==> flow/design.v <==
module floating_Mult(
    input               clk, 
    input               rst,
    input       [31:0]  OperandA,
    input       [31:0]  OperandB,
    input               in_valid,
    output              zero_exponent,  
    output              Exception,  
    output              NaN,  
    output reg          out_valid,
    output reg  [31:0]  out
);
    reg sign_out;
    reg normalize;  
    reg [7:0] Exponent_out;
    reg [22:0] Mantissa_out;
    reg [23:0] OperandA_reg, OperandB_reg;  
    reg [47:0] Mantissa_product;
    localparam BIAS = 127;
    always @(*) begin
        out = 32'b0;
        out_valid = 1'b0;
        sign_out = 1'b0;
        normalize = 1'b0;
        Exponent_out = 8'b0;
        Mantissa_out = 23'b0;
        OperandA_reg = 24'b0;
        OperandB_reg = 24'b0;
        Mantissa_product = 48'b0;
        if(~rst) begin
            out = 32'b0;
            out_valid = 1'b0;
        end
        else if(in_valid) begin 
            sign_out = OperandA[31] ^ OperandB[31];
       		OperandA_reg = (|OperandA[30:23]) ? {1'b1, OperandA[22:0]} : {1'b0, OperandA[22:0]};
            OperandB_reg = (|OperandB[30:23]) ? {1'b1, OperandB[22:0]} : {1'b0, OperandB[22:0]};
            Mantissa_product = OperandA_reg * OperandB_reg;
            normalize = Mantissa_product[47];  
            if(~normalize && ~zero_exponent) begin
      			Mantissa_product = Mantissa_product << 1 ;
      			Mantissa_out = Mantissa_product[46:24] + Mantissa_product[23] ;  
      			normalize = Mantissa_product[47];
      			Exponent_out = (OperandA[30:23] + OperandB[30:23] - BIAS);
    		end
  			else begin
  				Mantissa_out = Mantissa_product [46:24];  
  				Exponent_out = (OperandA[30:23] + OperandB[30:23] - BIAS) + normalize;
  			end
            if (zero_exponent) begin
                out = 32'b0;
                out_valid = 1'b1;
            end
            else if(NaN) begin
                out = {sign_out,8'b1111_1111, 23'b111_1111_1111_1111_1111_1111};
                out_valid = 1'b1;
            end
            else if(Exception) begin
                out = {sign_out,8'b1111_1111,23'b0};
                out_valid = 1'b1;
            end
            else if (normalize) begin
                out = {sign_out, Exponent_out, Mantissa_out};
                out_valid = 1'b1;
            end
        end
        else begin  
            out = 32'b0;
            out_valid = 1'b0;
        end
    end
    assign Exception = ( ( (&OperandA[30:23]) && (OperandA[22:0] == 0) )   || ( (&OperandB[30:23]) && (OperandB[22:0] == 0) ) ) ? 1'b1 : 1'b0;
    assign zero_exponent = ((OperandA[30:23] == 0) | (OperandB[30:23] == 0)) ? 1'b1 : 1'b0;
    assign NaN =( ( (OperandA[30:23] == 8'b1111_1111) && (OperandA [22:0] != 23'b0) ) || ( (OperandB[30:23] == 8'b1111_1111) && (OperandB [22:0] != 23'b0) ) ) ? 1 : 0; 
endmodule
module Adder(
    input               clk,
    input               rst,
    input       [31:0]  OperandA,
    input       [31:0]  OperandB,
    input               in_valid,
    output              Exception,  
    output              zero_exponent,
    output              NaN,
    output reg out_valid,
output reg [31:0] out
    );
reg signA;
reg [23:0] mantissaA;
reg [7:0] expA;
reg signB;
reg [23:0] mantissaB;
reg [7:0] expB, expB_new;
reg [24:0] mantissa_sum;
reg [23:0] mantissaB_shift;
reg sign_out;
reg [7:0] exp_out;
reg [22:0] mantissa_out;
reg [8:0] Diff_exponent;  
integer norm_i;
always @(*) begin
    out = 32'b0;
    out_valid = 1'b0;
    expB_new = 8'b0;
    mantissa_sum = 25'b0;
    mantissaB_shift = 24'b0;
    sign_out = 1'b0;
    exp_out = 8'b0;
    mantissa_out = 23'b0;
    Diff_exponent = 9'b0;
    signA = OperandA [31];
    expA = OperandA [30:23];
    mantissaA = (|OperandA[30:23]) ? {1'b1, OperandA[22:0]} : {1'b0, OperandA[22:0]};
    signB = OperandB [31];
    expB = OperandB [30:23];
    mantissaB = (|OperandB[30:23]) ? {1'b1, OperandB[22:0]} : {1'b0, OperandB[22:0]};
    if (~rst) begin
        out = 32'b0;
        out_valid = 1'b0;
    end
    else if(in_valid) begin
       if (expA < expB) begin
            {signA, expA, mantissaA, signB, expB, mantissaB} = {signB, expB, mantissaB, signA, expA, mantissaA};
        end
        Diff_exponent = expA - expB ;
        expB_new = expB + Diff_exponent ;
        mantissaB_shift = (Diff_exponent > 0) ? mantissaB >> Diff_exponent : mantissaB ;
        exp_out = expA;
        if(signA == signB) begin
            mantissa_sum = mantissaA + mantissaB_shift;
            sign_out = signA;
        end
        else begin
        if(mantissaA >= mantissaB_shift) begin
            mantissa_sum = mantissaA - mantissaB_shift;
            sign_out = signA;
        end
        else begin
            mantissa_sum = mantissaB_shift - mantissaA;
            sign_out = signB ;
        end
        end
        if(mantissa_sum[24]) begin
            mantissa_sum = mantissa_sum >> 1;  
            exp_out = exp_out + 1 ;
        end 
        for (norm_i = 0; norm_i < 24; norm_i = norm_i + 1)
            if (~ mantissa_sum[23] & (|mantissa_sum) )
            begin
            mantissa_sum = mantissa_sum << 1;
            exp_out = exp_out - 1;
            end
        mantissa_out = mantissa_sum[22:0];
         if(NaN) begin
            out = {sign_out,8'b1111_1111, 23'b111_1111_1111_1111_1111_1111};
            out_valid = 1'b1;
        end
        else if(Exception) begin
            out = {sign_out,8'b1111_1111,23'b0};
            out_valid = 1'b1;
        end
        else begin
            out = {sign_out, exp_out, mantissa_out};
            out_valid = 1'b1;
        end
    end
    else begin
        out_valid = 1'b0;
    end
end
assign NaN =( ( (OperandA[30:23] == 8'b1111_1111) && (OperandA [22:0] != 23'b0) ) || ( (OperandB[30:23] == 8'b1111_1111) && (OperandB [22:0] != 23'b0) ) ) ? 1 : 0;
assign Exception = ( ( (&OperandA[30:23]) && (OperandA[22:0] == 0) )   || ( (&OperandB[30:23]) && (OperandB[22:0] == 0) ) ) ? 1'b1 : 1'b0;
endmodule 
module Accumulator(
    input               clk, 
    input               rst,
    input    [31:0]     IN1,
    input               in_valid,
    input [7:0]         kernel_size,
    output reg [31:0]   Accumulator,
    output reg              output_valid
    );
wire [31:0] out;
wire [15:0] counter_tmp;
reg  [15:0] counter ;
assign counter_tmp = kernel_size*kernel_size;
always @(posedge clk or negedge rst) begin
    if(~rst) begin
        Accumulator <= 0;
        output_valid <= 0;
        counter <= 0;
    end
    else if (in_valid) begin
      counter <= counter + 1 ;
        if (counter == counter_tmp-1)
          begin
            counter <= 0;
            output_valid <= 1;
            Accumulator <= (counter == 0) ? IN1 : out;  
          end
        else if (counter == 0)begin
          Accumulator <= IN1;  
          output_valid <= 0;
        end
       else
         begin
        Accumulator <= out;
        output_valid <= 0;
         end
    end
    else begin
      Accumulator <= Accumulator;  
      output_valid <= 0;
      end
end
        Adder add_inst(
            .clk(clk),
            .rst(rst),
            .OperandA(IN1),
            .OperandB(Accumulator),
            .in_valid(in_valid),
            .Exception(),
            .zero_exponent(),
            .NaN(),
            .out_valid(),
            .out(out)
        );
endmodule 
module conv_mac (
    input         clk,
    input         rst,           
    input         in_valid,
    input  [31:0] OperandA,      
    input  [31:0] OperandB,      
    input  [7:0]  kernel_size,
    output        out_valid,
    output [31:0] result
);
wire        acc_en;
wire [31:0] mult_result;
floating_Mult multiplier(
    .clk(clk),
    .rst(rst),
    .OperandA(OperandA),
    .OperandB(OperandB),
    .in_valid(in_valid),
    .zero_exponent(),
    .Exception(),
    .NaN(),
    .out_valid(acc_en),
    .out(mult_result)
);
Accumulator accumulator(
    .clk(clk),
    .rst(rst),
    .IN1(mult_result),
    .in_valid(acc_en),
    .Accumulator(result),
    .output_valid(out_valid),
    .kernel_size(kernel_size)
);
endmodule
# Reports on conv_mac
# What the tools print for conv_mac, step after step.
# Lines are those of the file above, counted from 1.
# Operators: Yosys type, input widths -> output width; for muxes data width and select width s.
# The mark -- stands for no value.
[inputs]
top = "conv_mac"
clock_port = "clk"
lib = "sky130hd"
corner = "tt_025C_1v80"

# After elaboration
# Source: Yosys, flattened and elaborated, memories not mapped. Widths are those after wreduce. Registers that Yosys merges into a memory's read port (data or address) are not register bits. Print and check cells do not count. Equal cells are merged and count once.
[word_totals]
ff_bits = 49
in_bits = 75
out_inout_bits = 33
wordCells = 362
[op_classes]
add_sub_neg = 35
n_mul = 2
compare = 3
eq_ne = 6
n_shift = 1
muxes = 204
n_logic = 52
reduce_logical = 56
[ops]
columns = ["op", "n"]
rows = [
  ["$mux 25", 75],
  ["$mul 24x24->48", 1],
  ["$mux 8", 80],
  ["$reduce_or 25->1", 24],
  ["$mux 24", 12],
  ["$mux 32", 8],
  ["$sub 8x1->8 const B", 24],
  ["$mul 8x8->16", 1],
  ["$logic_not 23->1", 4],
  ["$reduce_bool 23->1", 4],
  ["$mux 31", 2],
  ["$sub 24x24->25", 2],
  ["$mux 23", 2],
  ["$eq 16x32->1", 1],
  ["$eq 8x8->1 const B", 4],
  ["$reduce_and 8->1", 4],
  ["$reduce_or 8->1", 4],
  ["$not 1->1", 26],
  ["$add 24x24->25", 1],
  ["$and 1x1->1", 24],
  ["$ge 24x24->1", 1],
  ["$shr 24x9->24", 1],
  ["$mux 1", 24],
  ["$add 23x1->23", 1],
  ["$sub 16x1->17 const B", 1],
  ["$add 16x1->16 const B", 1],
  ["$logic_not 16->1", 1],
  ["$logic_not 8->1", 2],
]
# Not listed: further kinds 13, cells in them 24.

# Logic depth
# Yosys ltp: most cells in a row. Word level: on the elaborated netlist, between registers, memories and ports. Mapped: between sequential cells and ports; inverters and the memories' decode and read muxes count.
[logic_depth]
depth_word = 151
abc_area = 0
mapped_depth = 155

# Synthesis result
# The flow's flattened synthesis, as Yosys stat reports it; memories are mapped. The netlist is that of the ABC_AREA named above (0 if unset); the other value can give another one.
[types]
columns = ["type", "n", "area_total_um2"]
rows = [
  ["sky130_fd_sc_hd__fa_1", 515, 1.03E+04],
  ["sky130_fd_sc_hd__ha_1", 330, 4128.96],
  ["sky130_fd_sc_hd__nand2_1", 825, 3096.72],
  ["sky130_fd_sc_hd__inv_1", 731, 2.74E+03],
  ["sky130_fd_sc_hd__and2_1", 264, 1.65E+03],
  ["sky130_fd_sc_hd__a21oi_1", 319, 1.6E+03],
  ["sky130_fd_sc_hd__nor2_1", 414, 1553.99],
  ["sky130_fd_sc_hd__xnor2_1", 175, 1532.72],
  ["sky130_fd_sc_hd__dfrtp_1", 49, 1.23E+03],
  ["sky130_fd_sc_hd__o21ai_0", 245, 1.23E+03],
  ["sky130_fd_sc_hd__mux2i_1", 118, 1.18E+03],
  ["sky130_fd_sc_hd__clkbuf_1", 252, 945.907],
  ["sky130_fd_sc_hd__xor2_1", 83, 726.947],
  ["sky130_fd_sc_hd__nand3_1", 127, 635.61],
  ["sky130_fd_sc_hd__nor3_1", 120, 600.576],
  ["sky130_fd_sc_hd__mux2_2", 49, 551.779],
  ["sky130_fd_sc_hd__a21o_1", 69, 517.997],
  ["sky130_fd_sc_hd__nand4_1", 71, 444.176],
]
# Other cell types: 101; their cells: 1053.
[synth_totals]
mapped_cells = 5809
mapped_area_mm2 = 0.0426497
ffs = 49
buf_cells = 318
# By module: a second synthesis without flattening, with its own total; a netlist apart from the flattened one above.
[unflattened]
hier_cells = 5507
area_unflattened_mm2 = 0.0417651
# Each row is one instance without its submodules.
[by_module]
columns = ["mod", "instances", "n_cells", "mod_area_mm2", "seq_area_mm2"]
rows = [
  ["floating_Mult", 1, 2466, 0.0205772, 0],
  ["Adder", 1, 2529, 0.0165947, 0],
  ["Accumulator", 1, 512, 0.0045932, 0.0012262],
  ["conv_mac", 1, 0, 0, 0],
]

# Worst setup path after synthesis
# Source: OpenSTA report_checks on the synthesized netlist (no wires, ideal clock, input and output delay 20% of the period each), path of least setup slack; recovery checks are left aside. Register names are those of the netlist, which keeps one name where synthesis merged equal registers.
[synth_timing]
path_kind = "input to register"
start = "in OperandB[3]"
end = "reg accumulator.Accumulator[29]"
tclk_ns = 44.0
launch_ns = 8.800
arrival_time_ns = 36.318
required_time_ns = 43.873
slack_ns = 7.555
path_delay_ns = 27.645
stages = 147
synth_period_reached_ns = 36.445
# "path_delay_ns" is the arrival time less input delay plus setup time.
# "stages" counts driving pins, that of a launching flip-flop among them; a cell with two outputs on the path counts twice.
# "synth_period_reached_ns" is the clock period less the worst setup slack; recovery checks do not enter. This is arithmetic on one report: input and output delays are still those of the set period (20% each).
# The rows between start and end are the longest chain of elaborated cells between them; the timing report does not say that the signal goes this way. Where chains are equally long, one stands for them.
# Each line given opens the expression or statement behind the cell; cells for indexed reads and writes are added by Yosys, which also makes memories of some case tables.
# At most two assigning lines are given for a register; there are more.
[synth_via]
cell_sequence = "sky130_fd_sc_hd__clkbuf_1 sky130_fd_sc_hd__clkbuf_1 sky130_fd_sc_hd__nand2_1 sky130_fd_sc_hd__fa_1 sky130_fd_sc_hd__inv_1 sky130_fd_sc_hd__fa_1 sky130_fd_sc_hd__fa_1 sky130_fd_sc_hd__inv_1 sky130_fd_sc_hd__fa_1 sky130_fd_sc_hd__inv_1 sky130_fd_sc_hd__fa_1 sky130_fd_sc_hd__inv_1 sky130_fd_sc_hd__fa_1 sky130_fd_sc_hd__inv_1 sky130_fd_sc_hd__fa_1 sky130_fd_sc_hd__ha_1 sky130_fd_sc_hd__nand4_1 sky130_fd_sc_hd__nor2_1 [111 not listed] sky130_fd_sc_hd__ha_1 sky130_fd_sc_hd__nand3_1 sky130_fd_sc_hd__a21bo_2 sky130_fd_sc_hd__ha_1 sky130_fd_sc_hd__mux2_2 sky130_fd_sc_hd__ha_1 sky130_fd_sc_hd__mux2_2 sky130_fd_sc_hd__ha_1 sky130_fd_sc_hd__mux2_2 sky130_fd_sc_hd__ha_1 sky130_fd_sc_hd__mux2_2 sky130_fd_sc_hd__ha_1 sky130_fd_sc_hd__nand2_1 sky130_fd_sc_hd__nor2_1 sky130_fd_sc_hd__nand2_1 sky130_fd_sc_hd__a2111oi_0 sky130_fd_sc_hd__a211o_1 sky130_fd_sc_hd__o21ai_1"
elab_chain_cells = 150
cells_between = 321
cone_classes = "31 x add/sub; 1 x mul; 3 x compare; 2 x eq/ne; 1 x shift; 195 x mux; 49 x logic; 39 x reduce/logical"
[synth_lines]
columns = ["element", "line_no", "rtl"]
rows = [
  ["start: declaration", 234, "input  [31:0] OperandB,"],
  ["$mux 24", 37, "OperandB_reg = (|OperandB[30:23]) ? {1'b1, OperandB[22:0]} : {1'b0, OperandB[22:0]};"],
  ["$mul 24x24->48", 38, ""],
  ["$not 1->1", 40, "if(~normalize && ~zero_exponent) begin"],
  ["$logic_and 1x1->1", 40, ""],
  ["$mux 1", 40, ""],
  ["$mux 1", 34, "else if(in_valid) begin"],
  ["$mux 1", 30, "if(~rst) begin"],
  ["[136 not listed]", "--", ""],
  ["$not 1->1", 148, "if (~ mantissa_sum[23] & (|mantissa_sum) )"],
  ["$and 1x1->1", 148, ""],
  ["$mux 8", 148, ""],
  ["$mux 31", 158, "else if(Exception) begin"],
  ["$mux 31", 154, "if(NaN) begin"],
  ["$mux 32", 117, "if (~rst) begin"],
  ["$mux 32", 201, "else if (counter == 0)begin"],
  ["end: assignment", 199, "Accumulator <= (counter == 0) ? IN1 : out;"],
  ["end: assignment", 207, "Accumulator <= out;"],
  ["end: declaration", 180, "output reg [31:0]   Accumulator,"],
]

# Worst path after layout
# Path of least setup slack in the final report of run 1 (OpenROAD, finished layout, wires in). Where an end is a register, its clock arrival counts in the times.
[layout_timing]
path_kind = "input to register"
start = "in OperandA[9]"
end = "reg accumulator.Accumulator[30]"
tclk_ns = 28.5
launch_ns = 5.70
arrival_time_ns = 32.57
required_time_ns = 28.71
slack_ns = -3.87
stages = 146
# The rows between start and end are the longest chain of elaborated cells between them; the timing report does not say that the signal goes this way. Where chains are equally long, one stands for them.
# At most two assigning lines are given for a register; there are more.
[layout_via]
cell_sequence = "sky130_fd_sc_hd__buf_6 sky130_fd_sc_hd__buf_6 sky130_fd_sc_hd__buf_12 sky130_fd_sc_hd__nand2_1 sky130_fd_sc_hd__fa_1 sky130_fd_sc_hd__inv_1 sky130_fd_sc_hd__fa_2 sky130_fd_sc_hd__inv_2 sky130_fd_sc_hd__fa_1 sky130_fd_sc_hd__fa_1 sky130_fd_sc_hd__inv_2 sky130_fd_sc_hd__fa_1 sky130_fd_sc_hd__inv_2 sky130_fd_sc_hd__fa_1 sky130_fd_sc_hd__inv_2 sky130_fd_sc_hd__fa_1 sky130_fd_sc_hd__ha_1 sky130_fd_sc_hd__nand4_1 [110 not listed] sky130_fd_sc_hd__buf_4 sky130_fd_sc_hd__buf_4 sky130_fd_sc_hd__nand4_1 sky130_fd_sc_hd__xor2_2 sky130_fd_sc_hd__xnor2_2 sky130_fd_sc_hd__xor2_1 sky130_fd_sc_hd__xnor2_2 sky130_fd_sc_hd__xor2_2 sky130_fd_sc_hd__xnor2_2 sky130_fd_sc_hd__xnor2_2 sky130_fd_sc_hd__xor2_2 sky130_fd_sc_hd__xnor2_2 sky130_fd_sc_hd__xor3_2 sky130_fd_sc_hd__buf_4 sky130_fd_sc_hd__nand2_1 sky130_fd_sc_hd__a211oi_4 sky130_fd_sc_hd__mux2i_1 sky130_fd_sc_hd__o21ai_1"
elab_chain_cells = 150
cells_between = 321
cone_classes = "31 x add/sub; 1 x mul; 3 x compare; 2 x eq/ne; 1 x shift; 195 x mux; 49 x logic; 39 x reduce/logical"
[layout_lines]
columns = ["element", "line_no", "rtl"]
rows = [
  ["start: declaration", 233, "input  [31:0] OperandA,"],
  ["$mux 24", 36, "OperandA_reg = (|OperandA[30:23]) ? {1'b1, OperandA[22:0]} : {1'b0, OperandA[22:0]};"],
  ["$mul 24x24->48", 38, ""],
  ["$not 1->1", 40, "if(~normalize && ~zero_exponent) begin"],
  ["$logic_and 1x1->1", 40, ""],
  ["$mux 1", 40, ""],
  ["$mux 1", 34, "else if(in_valid) begin"],
  ["$mux 1", 30, "if(~rst) begin"],
  ["[136 not listed]", "--", ""],
  ["$not 1->1", 148, "if (~ mantissa_sum[23] & (|mantissa_sum) )"],
  ["$and 1x1->1", 148, ""],
  ["$mux 8", 148, ""],
  ["$mux 31", 158, "else if(Exception) begin"],
  ["$mux 31", 154, "if(NaN) begin"],
  ["$mux 32", 117, "if (~rst) begin"],
  ["$mux 32", 201, "else if (counter == 0)begin"],
  ["end: assignment", 199, "Accumulator <= (counter == 0) ? IN1 : out;"],
  ["end: assignment", 207, "Accumulator <= out;"],
  ["end: declaration", 180, "output reg [31:0]   Accumulator,"],
]

# Design conv_mac on sky130hd. What follows are 4 stored runs of the flow, each under its own settings; their order means nothing. The constraints put input and output delay at 20% of the set period each and load the outputs with 0.01 pF.
# By "achieved_period_ns" is meant the clock period of the run minus its worst setup slack. This is arithmetic on one report: input and output delays are still those of the set period (20% each).

[[run]]
name = "run 1"
[run.settings]
CAP_MARGIN = 0
CELL_PAD_IN_SITES_DETAIL_PLACEMENT = 0
CORE_MARGIN = 8
CORE_UTILIZATION = 22
PLACE_DENSITY = 0.64
SETUP_SLACK_MARGIN = 0.57
period_ns = 28.5
SLEW_MARGIN = 20
[run.results]
total_negative_slack_ns = -32.557
design.die.area_mm2 = 0.208205
layout_utilization_pct = 33.9
achieved_period_ns = 32.367
timing.setup.ws_ns = -3.867
ws_hold_ns = 0.586
synth_chip_area_mm2 = 0.0426497
stdcell_area_mm2 = 0.0652276

[[run]]
name = "run 2"
[run.settings]
CORE_UTILIZATION = 55
period_ns = 43.0
CAP_MARGIN = 20
CORE_MARGIN = 2
SLEW_MARGIN = 20
[run.results]
total_negative_slack_ns = 0.000
design.die.area_mm2 = 0.0797893
layout_utilization_pct = 58.7
achieved_period_ns = 41.374
timing.setup.ws_ns = 1.626
ws_hold_ns = 0.584
synth_chip_area_mm2 = 0.0426497
stdcell_area_mm2 = 0.0452184

[[run]]
name = "run 3"
[run.settings]
ABC_AREA = 1
CAP_MARGIN = 15
CELL_PAD_IN_SITES_DETAIL_PLACEMENT = 1
CELL_PAD_IN_SITES_GLOBAL_PLACEMENT = 2
CORE_UTILIZATION = 21
CTS_CLUSTER_DIAMETER = 196
MAX_ROUTING_LAYER = "met4"
MIN_ROUTING_LAYER = "met1"
PLACE_DENSITY_LB_ADDON = 0.24
period_ns = 74.6
CORE_MARGIN = 2
SLEW_MARGIN = 20
[run.results]
total_negative_slack_ns = 0.000
design.die.area_mm2 = 0.214313
layout_utilization_pct = 22.9
achieved_period_ns = 54.145
timing.setup.ws_ns = 20.455
ws_hold_ns = 0.620
synth_chip_area_mm2 = 0.0442312
stdcell_area_mm2 = 0.0480711

[[run]]
name = "run 4"
[run.settings]
ABC_AREA = 1
CAP_MARGIN = 35
CELL_PAD_IN_SITES_GLOBAL_PLACEMENT = 2
CORE_MARGIN = 10
GPL_TIMING_DRIVEN = 1
PLACE_DENSITY_LB_ADDON = 0.27
TNS_END_PERCENT = 25
period_ns = 33.9
CORE_UTILIZATION = 40
SLEW_MARGIN = 20
[run.results]
total_negative_slack_ns = -9.510
design.die.area_mm2 = 0.124277
layout_utilization_pct = 56.1
achieved_period_ns = 35.315
timing.setup.ws_ns = -1.415
ws_hold_ns = 0.607
synth_chip_area_mm2 = 0.0442312
stdcell_area_mm2 = 0.0612825
